==> flow/design.v <==
module add_op(input [31:0] A, input [31:0] B, output [31:0] result);
    assign result = A + B;
endmodule
module sub_op(input [31:0] A, input [31:0] B, output [31:0] result);
    assign result = A - B;
endmodule
module and_op(input [31:0] A, input [31:0] B, output [31:0] result);
    assign result = A & B;
endmodule
module or_op(input [31:0] A, input [31:0] B, output [31:0] result);
    assign result = A | B;
endmodule
module xor_op(input [31:0] A, input [31:0] B, output [31:0] result);
    assign result = A ^ B;
endmodule
module nor_op(input [31:0] A, input [31:0] B, output [31:0] result);
    assign result = ~(A | B);
endmodule
module not_op(input [31:0] A, output [31:0] result);
    assign result = ~A;
endmodule
module sll_op(input [31:0] A, input [31:0] B, output [31:0] result);
    assign result = A << B;
endmodule
module srl_op(input [31:0] A, input [31:0] B, output [31:0] result);
    assign result = A >> B;
endmodule
module sra_op(input [31:0] A, input [31:0] B, output [31:0] result);
    assign result = A >> B;
endmodule
module inc_op(input [31:0] A, output [31:0] result);
    assign result = A + 4;
endmodule
module dec_op(input [31:0] A, output [31:0] result);
    assign result = A - 4;
endmodule
module slt_op(input [31:0] A, input [31:0] B, output [31:0] result);
    assign result = (A < B) ? 32'b1 : 32'b0;
endmodule
module sgt_op(input [31:0] A, input [31:0] B, output [31:0] result);
    assign result = (A > B) ? 32'b1 : 32'b0;
endmodule
module lui_op(input [31:0] B, output [31:0] result);
    assign result = {B[15:0], 16'b0};
endmodule
module alu(
    input [31:0] A,
    input [31:0] B,
    input [3:0] opcode,
    output [31:0] result
);
    wire [31:0] add_result;
    wire [31:0] sub_result;
    wire [31:0] and_result;
    wire [31:0] or_result;
    wire [31:0] xor_result;
    wire [31:0] nor_result;
    wire [31:0] not_result;
    wire [31:0] sll_result;
    wire [31:0] srl_result;
    wire [31:0] sra_result;
    wire [31:0] inc_result;
    wire [31:0] dec_result;
    wire [31:0] slt_result;
    wire [31:0] sgt_result;
    wire [31:0] lui_result;
    add_op add(A, B, add_result);
    sub_op sub(A, B, sub_result);
    and_op and_gate(A, B, and_result);
    or_op or_gate(A, B, or_result);
    xor_op xor_gate(A, B, xor_result);
    nor_op nor_gate(A, B, nor_result);
    not_op not_gate(A, not_result);
    sll_op sll(A, B,sll_result);
    srl_op srl(A, B,srl_result);
    sra_op sra(A, B,sra_result);
    inc_op inc(A,  inc_result);
    dec_op dec(A, dec_result);
    slt_op slt(A, B, slt_result);
    sgt_op sgt(A, B, sgt_result);
    lui_op lui(B, lui_result);
    assign result = (opcode == 4'b0000) ? add_result : 
                    (opcode == 4'b0001) ? sub_result :
                    (opcode == 4'b0010) ? and_result :
                    (opcode == 4'b0011) ? or_result :
                    (opcode == 4'b0100) ? xor_result :
                    (opcode == 4'b0101) ? nor_result :
                    (opcode == 4'b0110) ? not_result :
                    (opcode == 4'b0111) ? sll_result :
                    (opcode == 4'b1000) ? srl_result :
                    (opcode == 4'b1001) ? sra_result :
                    (opcode == 4'b1010) ? inc_result :
                    (opcode == 4'b1011) ? dec_result :
                    (opcode == 4'b1100) ? slt_result :
                    (opcode == 4'b1101) ? sgt_result :
                    (opcode == 4'b1110) ? lui_result : 32'b0;
endmodule
module register_bank(
    input clk,
    input rst,
    input [3:0] read_reg1,
    input [3:0] read_reg2,
    input [3:0] write_reg,
    input [31:0] write_data,
    input write_enable,
    output reg [31:0] data_out1,
    output reg [31:0] data_out2,
    output [15:0] output_display
);
    reg [31:0] registers [15:0];  
    reg [15:0] out_display_reg;
    integer i;
    always @(posedge clk or posedge rst) begin
        if (rst) begin
            for (i = 0; i < 16; i = i + 1)
                registers[i] <= (i == 0 || i == 15) ? 32'd0 : i * 10;
        end else if (write_enable) begin
            registers[write_reg] <= write_data;  
        end
    end
    always @(*) begin
        data_out1 = registers[read_reg1];
        data_out2 = registers[read_reg2];
    end
    always @(posedge clk) begin
        out_display_reg <= registers[write_reg][15:0];  
    end
    assign output_display = out_display_reg;
endmodule
module top_processor(
    input clk,
    input rst,
    input [3:0] rx,      
    input [3:0] ry,      
    input [3:0] rz,      
    input [3:0] op,      
    input write_en,      
    output [31:0] result_out   
);
    wire [31:0] operand1;
    wire [31:0] operand2;
    wire [31:0] alu_result;
    reg [31:0] result_reg;
    always @(posedge clk or posedge rst) begin
        if (rst)
            result_reg <= 32'b0;
        else
            result_reg <= alu_result;
    end
    register_bank reg_bank(
        .clk(clk),
        .rst(rst),
        .read_reg1(ry),
        .read_reg2(rz),
        .write_reg(rx),
        .write_data(alu_result),
        .write_enable(write_en),
        .data_out1(operand1),
        .data_out2(operand2),
        .output_display()
    );
    alu alu_unit(
        .A(operand1),
        .B(operand2),
        .opcode(op),
        .result(alu_result)
    );
    assign result_out = result_reg;
endmodule
Appendix: tool output

---- Tool chain data of top_processor ----
Tool output for the design above before and after an edit, in the order of the flow.
"original" refers to lines of the RTL above, "edited" to lines of the edited file.
"difference" is "edited" less "original", of the values as shown.
Not given: --
inputs
  top ..................................... top_processor
  clock ................................... clk
  cell library ............................ sky130hd
  library corner .......................... tt_025C_1v80

---- Edit of the RTL ----
Unified diff, file above to edited file.
A script made this edit. It changes what the design does and was not meant as an optimisation.
begin of diff
@@ -80,6 +80,5 @@
     sgt_op sgt(A, B, sgt_result);
     lui_op lui(B, lui_result);
-    assign result = (opcode == 4'b0000) ? add_result : 
-                    (opcode == 4'b0001) ? sub_result :
+    assign result = (opcode == 4'b0001) ? sub_result :
                     (opcode == 4'b0010) ? and_result :
                     (opcode == 4'b0011) ? or_result :
end of diff

---- Word-level counts ----
Counts by Yosys on the flattened word-level netlist (proc, flatten, opt, wreduce). Print and check cells are left out. Cells with the same type and inputs are merged into one.
storage and ports
  what                 original  edited  difference
  register bits        544       544     0
  bits of input ports  19        19      0
cells by class
  what                        original  edited  difference
  add/sub/neg operators       4         3       -1
  order comparisons           2         2       0
  eq/ne operators             59        59      0
  shifts and indexed selects  2         2       0
  muxes and demuxes           19        18      -1
  bitwise gates (word level)  5         5       0
  reduce/logical cells        20        19      -1
operators by type and width
  kind               original  edited  difference
  2-to-1 mux 32 bit  15        14      -1
  logical NOT 4 bit  4         3       -1
  adder 32 bit       1         0       -1
Operator kinds equal on both sides are left out: 18.

---- Depth ----
Yosys ltp: most cells in a row. Word level: on the elaborated netlist, between registers, memories and ports. Mapped: between sequential cells and ports; inverters and the memories' decode and read muxes count.
depth
  what                           original  edited  difference
  word-level depth               18        17      -1
  ABC_AREA                       0         0       --
  gate-level depth with buffers  29        27      -2
  gate-level depth less buffers  19        21      +2

---- After synthesis ----
Source: synth_stat.txt of the flow (Yosys; design flattened, memories mapped). It holds for the ABC_AREA given above (unset counts as 0); a run with the other value may have another netlist.
cell types
  cell                            original  edited  difference
  sky130_fd_sc_hd__o21ai_0        338       489     +151
  sky130_fd_sc_hd__nor2_1         391       255     -136
  sky130_fd_sc_hd__nand2_1        448       575     +127
  sky130_fd_sc_hd__a21oi_1        314       202     -112
  sky130_fd_sc_hd__buf_4          66        17      -49
  sky130_fd_sc_hd__clkbuf_1       211       253     +42
  sky130_fd_sc_hd__mux2i_1        169       127     -42
  sky130_fd_sc_hd__nand3_1        126       86      -40
  sky130_fd_sc_hd__mux2_2         293       254     -39
  sky130_fd_sc_hd__a221oi_1       43        80      +37
  sky130_fd_sc_hd__a31oi_1        89        59      -30
  sky130_fd_sc_hd__o21ai_1        29        2       -27
  sky130_fd_sc_hd__nor3_1         104       78      -26
  sky130_fd_sc_hd__buf_6          34        9       -25
  sky130_fd_sc_hd__inv_1          126       103     -23
  sky130_fd_sc_hd__o22ai_1        69        47      -22
  sky130_fd_sc_hd__dlygate4sd1_1  22        0       -22
  sky130_fd_sc_hd__nand3b_1       77        57      -20
Cell types equal on both sides are left out: 16.
The list need not be complete.
synthesis totals
  what                    original  edited   difference
  mapped cells            4842      4522     -320
  synthesis area (sq um)  41786.3   39043.7  -2742.6
  mapped flip-flops       544       544      0
  buffers                 458       409      -49
By module: a second synthesis without flattening, with its own total; a netlist apart from the flattened one above.
unflattened totals
  what                                     original  edited   difference
  cell total of the unflattened synthesis  5315      5024     -291
  area (unflattened synthesis) (sq um)     49492.5   47339.2  -2153.3
Each row is one instance without its submodules.
by module, original
  module         instances  cells  area (sq um)  seq. area (sq um)
  register_bank  1          2722   29772.3       13186.4
  alu            1          715    4840.9        0.0
  sll_op         1          239    2079.5        0.0
  sra_op         1          224    1964.4        0.0
  srl_op         1          224    1964.4        0.0
  sub_op         1          264    1848.0        0.0
  add_op         1          250    1794.2        0.0
  sgt_op         1          144    1042.2        0.0
  slt_op         1          140    1013.5        0.0
  top_processor  1          33     804.5         800.8
  dec_op         1          84     623.1         0.0
  inc_op         1          83     580.6         0.0
  xor_op         1          32     280.3         0.0
  lui_op         1          33     244.0         0.0
original: Modules not listed: 4.
by module, edited
  module         instances  cells  area (sq um)  seq. area (sq um)
  register_bank  1          2722   29772.3       13186.4
  alu            1          673    4514.3        0.0
  sll_op         1          239    2079.5        0.0
  sra_op         1          224    1964.4        0.0
  srl_op         1          224    1964.4        0.0
  sub_op         1          265    1815.5        0.0
  sgt_op         1          144    1042.2        0.0
  slt_op         1          140    1013.5        0.0
  top_processor  1          33     804.5         800.8
  dec_op         1          84     623.1         0.0
  inc_op         1          83     580.6         0.0
  xor_op         1          32     280.3         0.0
  lui_op         1          33     244.0         0.0
  and_op         1          32     200.2         0.0
edited: Modules not listed: 3.

---- Path before layout ----
Source: OpenSTA report_checks on the synthesized netlist (no wires, ideal clock, input and output delay 20% of the period each), path of least setup slack; recovery checks are left aside. Register names are those of the netlist, which keeps one name where synthesis merged equal registers.
timing after synthesis
  what                           original                           edited                              difference
  path type                      input-to-reg                       input-to-reg                        --
  from                           input port ry[0]                   input port rz[3]                    --
  to                             register reg_bank.registers[0][0]  register reg_bank.registers[3][29]  --
  period (ns)                    8.0                                8.0                                 0.0
  external input delay (ns)      1.600                              1.600                               0.000
  library setup time (ns)        0.133                              0.125                               -0.008
  time at the first pin (ns)     1.600                              1.600                               0.000
  arrival time (ns)              6.907                              6.972                               +0.065
  required time (ns)             7.867                              7.875                               +0.008
  setup slack (ns)               0.960                              0.904                               -0.056
  delay of the path (ns)         5.440                              5.497                               +0.057
  stages on the path             24                                 25                                  +1
  synthesis period reached (ns)  7.04                               7.096                               +0.056
"delay of the path" = arrival - input delay + setup time.
"stages on the path" counts driving pins, that of a launching flip-flop among them; a cell with two outputs on the path counts twice.
"synthesis period reached" is the clock period less the worst setup slack; recovery checks do not enter. This is arithmetic on one report: input and output delays are still those of the set period (20% each).
The rows between start and end are the longest chain of elaborated cells between them; the timing report does not say that the signal goes this way. Where chains are equally long, one stands for them.
Each line given opens the expression or statement behind the cell; cells for indexed reads and writes are added by Yosys, which also makes memories of some case tables.
between the ends, after synthesis, original
  cell sequence ........................... sky130_fd_sc_hd__buf_6 -> sky130_fd_sc_hd__buf_6 -> sky130_fd_sc_hd__buf_6 -> sky130_fd_sc_hd__nor2b_1 -> sky130_fd_sc_hd__buf_2 -> sky130_fd_sc_hd__a22oi_1 -> sky130_fd_sc_hd__o211ai_1 -> sky130_fd_sc_hd__or4_1 -> sky130_fd_sc_hd__and2_1 -> sky130_fd_sc_hd__clkbuf_1 -> sky130_fd_sc_hd__ha_1 -> sky130_fd_sc_hd__clkbuf_1 -> sky130_fd_sc_hd__or3_1 -> sky130_fd_sc_hd__or4_1 -> sky130_fd_sc_hd__or3_1 -> sky130_fd_sc_hd__nor4_1 -> sky130_fd_sc_hd__o21ai_1 -> sky130_fd_sc_hd__a31oi_1 -> sky130_fd_sc_hd__nor2_2 -> sky130_fd_sc_hd__o21ai_1 -> sky130_fd_sc_hd__mux2_2 -> sky130_fd_sc_hd__a311oi_2 -> sky130_fd_sc_hd__buf_2 -> sky130_fd_sc_hd__a21oi_1
  length of the longest elaborated chain .. 18
  elaborated cells between the ends (all ways) .. 46
  classes of those cells .................. add/sub (4); compare (2); eq/ne (15); shift (2); mux (17); logic (5); reduce/logical (1)
RTL lines, path after synthesis, original
  what                                 RTL line  RTL
  start: declaration                   134       input [3:0] ry,
  == test 4 bit                        122       data_out1 = registers[read_reg1];
  parallel mux 32 bit (select 16 bit)  122
  greater-than comparator 32 bit       41        assign result = (A > B) ? 32'b1 : 32'b0;
  2-to-1 mux 1 bit                     41
  2-to-1 mux 32 bit                    95        (opcode == 4'b1101) ? sgt_result :
  2-to-1 mux 32 bit                    94        (opcode == 4'b1100) ? slt_result :
  2-to-1 mux 32 bit                    93        (opcode == 4'b1011) ? dec_result :
  [4 not listed]                       --
  2-to-1 mux 32 bit                    88        (opcode == 4'b0110) ? not_result :
  2-to-1 mux 32 bit                    87        (opcode == 4'b0101) ? nor_result :
  2-to-1 mux 32 bit                    86        (opcode == 4'b0100) ? xor_result :
  2-to-1 mux 32 bit                    85        (opcode == 4'b0011) ? or_result :
  2-to-1 mux 32 bit                    84        (opcode == 4'b0010) ? and_result :
  2-to-1 mux 32 bit                    83        (opcode == 4'b0001) ? sub_result :
  2-to-1 mux 32 bit                    82        assign result = (opcode == 4'b0000) ? add_result :
  end: assignment                      116       registers[i] <= (i == 0 || i == 15) ? 32'd0 : i * 10;
  end: assignment                      118       registers[write_reg] <= write_data;
  end: declaration                     110       reg [31:0] registers [15:0];
between the ends, after synthesis, edited
  cell sequence ........................... sky130_fd_sc_hd__clkbuf_1 -> sky130_fd_sc_hd__buf_2 -> sky130_fd_sc_hd__buf_2 -> sky130_fd_sc_hd__mux4_2 -> sky130_fd_sc_hd__nand2_1 -> sky130_fd_sc_hd__o21ai_0 -> sky130_fd_sc_hd__o32ai_1 -> sky130_fd_sc_hd__buf_2 -> sky130_fd_sc_hd__buf_2 -> sky130_fd_sc_hd__buf_2 -> sky130_fd_sc_hd__buf_2 -> sky130_fd_sc_hd__ha_1 -> sky130_fd_sc_hd__o21a_1 -> sky130_fd_sc_hd__o31a_1 -> sky130_fd_sc_hd__o41ai_1 -> sky130_fd_sc_hd__a311oi_1 -> sky130_fd_sc_hd__o21a_1 -> sky130_fd_sc_hd__o22ai_1 -> sky130_fd_sc_hd__o31ai_1 -> sky130_fd_sc_hd__xnor2_1 -> sky130_fd_sc_hd__nor2_1 -> sky130_fd_sc_hd__nor4_1 -> sky130_fd_sc_hd__a31oi_1 -> sky130_fd_sc_hd__buf_2 -> sky130_fd_sc_hd__mux2_2
  length of the longest elaborated chain .. 16
  elaborated cells between the ends (all ways) .. 38
  classes of those cells .................. add/sub (1); eq/ne (15); shift (2); mux (15); logic (4); reduce/logical (1)
RTL lines, path after synthesis, edited
  what                                 RTL line  RTL
  start: declaration                   134       input [3:0] rz,
  == test 4 bit                        122       data_out2 = registers[read_reg2];
  parallel mux 32 bit (select 16 bit)  122
  2-to-1 mux 32 bit                    95        (opcode == 4'b1110) ? lui_result : 32'b0;
  2-to-1 mux 32 bit                    94        (opcode == 4'b1101) ? sgt_result :
  2-to-1 mux 32 bit                    93        (opcode == 4'b1100) ? slt_result :
  2-to-1 mux 32 bit                    92        (opcode == 4'b1011) ? dec_result :
  2-to-1 mux 32 bit                    91        (opcode == 4'b1010) ? inc_result :
  [2 not listed]                       --
  2-to-1 mux 32 bit                    88        (opcode == 4'b0111) ? sll_result :
  2-to-1 mux 32 bit                    87        (opcode == 4'b0110) ? not_result :
  2-to-1 mux 32 bit                    86        (opcode == 4'b0101) ? nor_result :
  2-to-1 mux 32 bit                    85        (opcode == 4'b0100) ? xor_result :
  2-to-1 mux 32 bit                    84        (opcode == 4'b0011) ? or_result :
  2-to-1 mux 32 bit                    83        (opcode == 4'b0010) ? and_result :
  2-to-1 mux 32 bit                    82        assign result = (opcode == 4'b0001) ? sub_result :
  end: assignment                      115       registers[i] <= (i == 0 || i == 15) ? 32'd0 : i * 10;
  end: assignment                      117       registers[write_reg] <= write_data;
  end: declaration                     109       reg [31:0] registers [15:0];
Some nets on the timed path still bear RTL names; the line given drives or declares the net.
named nets, after synthesis, edited
  net             RTL line
  alu_result[29]  82

---- Path in the finished layout ----
From the final timing report of the runs of pair 1: the path of least setup slack in the routed layout; clock arrival at registers is part of the times.
timing after layout
  what                        original                           edited                              difference
  path type                   input-to-reg                       input-to-reg                        --
  from                        input port ry[2]                   input port ry[3]                    --
  to                          register reg_bank.registers[1][0]  register reg_bank.registers[2][30]  --
  period (ns)                 8.0                                8.0                                 0.0
  external input delay (ns)   1.60                               1.60                                0.00
  library setup time (ns)     0.15                               0.11                                -0.04
  time at the first pin (ns)  1.60                               1.60                                0.00
  arrival time (ns)           8.30                               7.76                                -0.54
  required time (ns)          8.53                               8.52                                -0.01
  setup slack (ns)            0.23                               0.76                                +0.53
  stages on the path          19                                 18                                  -1
The rows between start and end are the longest chain of elaborated cells between them; the timing report does not say that the signal goes this way. Where chains are equally long, one stands for them.
between the ends, after layout, original
  cell sequence ........................... sky130_fd_sc_hd__buf_4 -> sky130_fd_sc_hd__nor2b_1 -> sky130_fd_sc_hd__buf_4 -> sky130_fd_sc_hd__a22oi_1 -> sky130_fd_sc_hd__o2111ai_1 -> sky130_fd_sc_hd__o22a_1 -> sky130_fd_sc_hd__ha_1 -> sky130_fd_sc_hd__or4_1 -> sky130_fd_sc_hd__or3_1 -> sky130_fd_sc_hd__nor4_1 -> sky130_fd_sc_hd__o21ai_1 -> sky130_fd_sc_hd__a31oi_1 -> sky130_fd_sc_hd__nor2_2 -> sky130_fd_sc_hd__o21ai_1 -> sky130_fd_sc_hd__buf_4 -> sky130_fd_sc_hd__mux2_2 -> sky130_fd_sc_hd__a311oi_4 -> sky130_fd_sc_hd__buf_12 -> sky130_fd_sc_hd__o21ai_0
  length of the longest elaborated chain .. 18
  elaborated cells between the ends (all ways) .. 46
  classes of those cells .................. add/sub (4); compare (2); eq/ne (15); shift (2); mux (17); logic (5); reduce/logical (1)
RTL lines, path after layout, original
  what                                 RTL line  RTL
  start: declaration                   134       input [3:0] ry,
  == test 4 bit                        122       data_out1 = registers[read_reg1];
  parallel mux 32 bit (select 16 bit)  122
  greater-than comparator 32 bit       41        assign result = (A > B) ? 32'b1 : 32'b0;
  2-to-1 mux 1 bit                     41
  2-to-1 mux 32 bit                    95        (opcode == 4'b1101) ? sgt_result :
  2-to-1 mux 32 bit                    94        (opcode == 4'b1100) ? slt_result :
  2-to-1 mux 32 bit                    93        (opcode == 4'b1011) ? dec_result :
  [4 not listed]                       --
  2-to-1 mux 32 bit                    88        (opcode == 4'b0110) ? not_result :
  2-to-1 mux 32 bit                    87        (opcode == 4'b0101) ? nor_result :
  2-to-1 mux 32 bit                    86        (opcode == 4'b0100) ? xor_result :
  2-to-1 mux 32 bit                    85        (opcode == 4'b0011) ? or_result :
  2-to-1 mux 32 bit                    84        (opcode == 4'b0010) ? and_result :
  2-to-1 mux 32 bit                    83        (opcode == 4'b0001) ? sub_result :
  2-to-1 mux 32 bit                    82        assign result = (opcode == 4'b0000) ? add_result :
  end: assignment                      116       registers[i] <= (i == 0 || i == 15) ? 32'd0 : i * 10;
  end: assignment                      118       registers[write_reg] <= write_data;
  end: declaration                     110       reg [31:0] registers [15:0];
between the ends, after layout, edited
  cell sequence ........................... sky130_fd_sc_hd__buf_4 -> sky130_fd_sc_hd__buf_4 -> sky130_fd_sc_hd__nor4b_1 -> sky130_fd_sc_hd__buf_4 -> sky130_fd_sc_hd__a22o_1 -> sky130_fd_sc_hd__a221oi_1 -> sky130_fd_sc_hd__a31oi_2 -> sky130_fd_sc_hd__buf_4 -> sky130_fd_sc_hd__and3_1 -> sky130_fd_sc_hd__nand3_1 -> sky130_fd_sc_hd__or4_1 -> sky130_fd_sc_hd__nor3_1 -> sky130_fd_sc_hd__mux2_2 -> sky130_fd_sc_hd__a2111oi_0 -> sky130_fd_sc_hd__buf_4 -> sky130_fd_sc_hd__o21ai_1 -> sky130_fd_sc_hd__buf_12 -> sky130_fd_sc_hd__mux2_2
  length of the longest elaborated chain .. 14
  elaborated cells between the ends (all ways) .. 38
  classes of those cells .................. add/sub (3); eq/ne (15); shift (2); mux (12); logic (5); reduce/logical (1)
RTL lines, path after layout, edited
  what                                 RTL line  RTL
  start: declaration                   133       input [3:0] ry,
  == test 4 bit                        121       data_out1 = registers[read_reg1];
  parallel mux 32 bit (select 16 bit)  121
  subtractor 32 x 3 -> 32 bit          35        assign result = A - 4;
  2-to-1 mux 32 bit                    92        (opcode == 4'b1011) ? dec_result :
  2-to-1 mux 32 bit                    91        (opcode == 4'b1010) ? inc_result :
  2-to-1 mux 32 bit                    90        (opcode == 4'b1001) ? sra_result :
  2-to-1 mux 32 bit                    89        (opcode == 4'b1000) ? srl_result :
  2-to-1 mux 32 bit                    88        (opcode == 4'b0111) ? sll_result :
  2-to-1 mux 32 bit                    87        (opcode == 4'b0110) ? not_result :
  2-to-1 mux 32 bit                    86        (opcode == 4'b0101) ? nor_result :
  2-to-1 mux 32 bit                    85        (opcode == 4'b0100) ? xor_result :
  2-to-1 mux 32 bit                    84        (opcode == 4'b0011) ? or_result :
  2-to-1 mux 32 bit                    83        (opcode == 4'b0010) ? and_result :
  2-to-1 mux 32 bit                    82        assign result = (opcode == 4'b0001) ? sub_result :
  end: assignment                      115       registers[i] <= (i == 0 || i == 15) ? 32'd0 : i * 10;
  end: assignment                      117       registers[write_reg] <= write_data;
  end: declaration                     109       reg [31:0] registers [15:0];

---- Measured runs ----
Runs of the flow (Yosys, OpenROAD) on both versions; the two runs of a pair have the same settings. The constraints put input and output delay at 20% of the set period each and load the outputs with 0.01 pF.
flow settings, pair 1
  CORE_UTILIZATION ........................ 40
  period_ns ............................... 8.0
  CAP_MARGIN .............................. 20
  CORE_MARGIN ............................. 2
  SLEW_MARGIN ............................. 20
measured results, pair 1
  what                                       original  edited    difference
  chip area after synthesis (Yosys) (sq um)  41786.3   39043.7   -2742.6
  overall die area (sq um)                   107066.0  100125.0  -6941.0
  standard-cell area after routing (sq um)   47078.9   44734.2   -2344.7
  utilization of the finished layout (%)     45.5      46.3      +0.8
  worst setup slack after layout (ns)        0.226     0.763     +0.537
  lowest hold slack (ns)                     0.484     0.496     +0.012
  power (uW)                                 16709     11161     -5548
  reached clock period (ns)                  7.774     7.237     -0.537
flow settings, pair 2
  CORE_ASPECT_RATIO ....................... 0.57
  CORE_UTILIZATION ........................ 35
  CTS_CLUSTER_SIZE ........................ 60
  GPL_ROUTABILITY_DRIVEN .................. 1
  GPL_TIMING_DRIVEN ....................... 1
  PLACE_DENSITY_LB_ADDON .................. 0.1
  SETUP_SLACK_MARGIN ...................... 0.97
  SLEW_MARGIN ............................. 40
  period_ns ............................... 11.9
  CAP_MARGIN .............................. 20
  CORE_MARGIN ............................. 2
measured results, pair 2
  what                                       original  edited    difference
  chip area after synthesis (Yosys) (sq um)  41786.3   39043.7   -2742.6
  overall die area (sq um)                   122278.0  114347.0  -7931.0
  standard-cell area after routing (sq um)   46096.7   43959.7   -2137.0
  utilization of the finished layout (%)     39.0      39.7      +0.7
  worst setup slack after layout (ns)        1.911     2.663     +0.752
  lowest hold slack (ns)                     0.496     0.483     -0.013
  power (uW)                                 11369     7514      -3855
  reached clock period (ns)                  9.989     9.237     -0.752
By "reached clock period" is meant the clock period of the run minus its worst setup slack. This is arithmetic on one report: input and output delays are still those of the set period (20% each).
"power": no workload was simulated; the value follows from the tool's default switching activity.
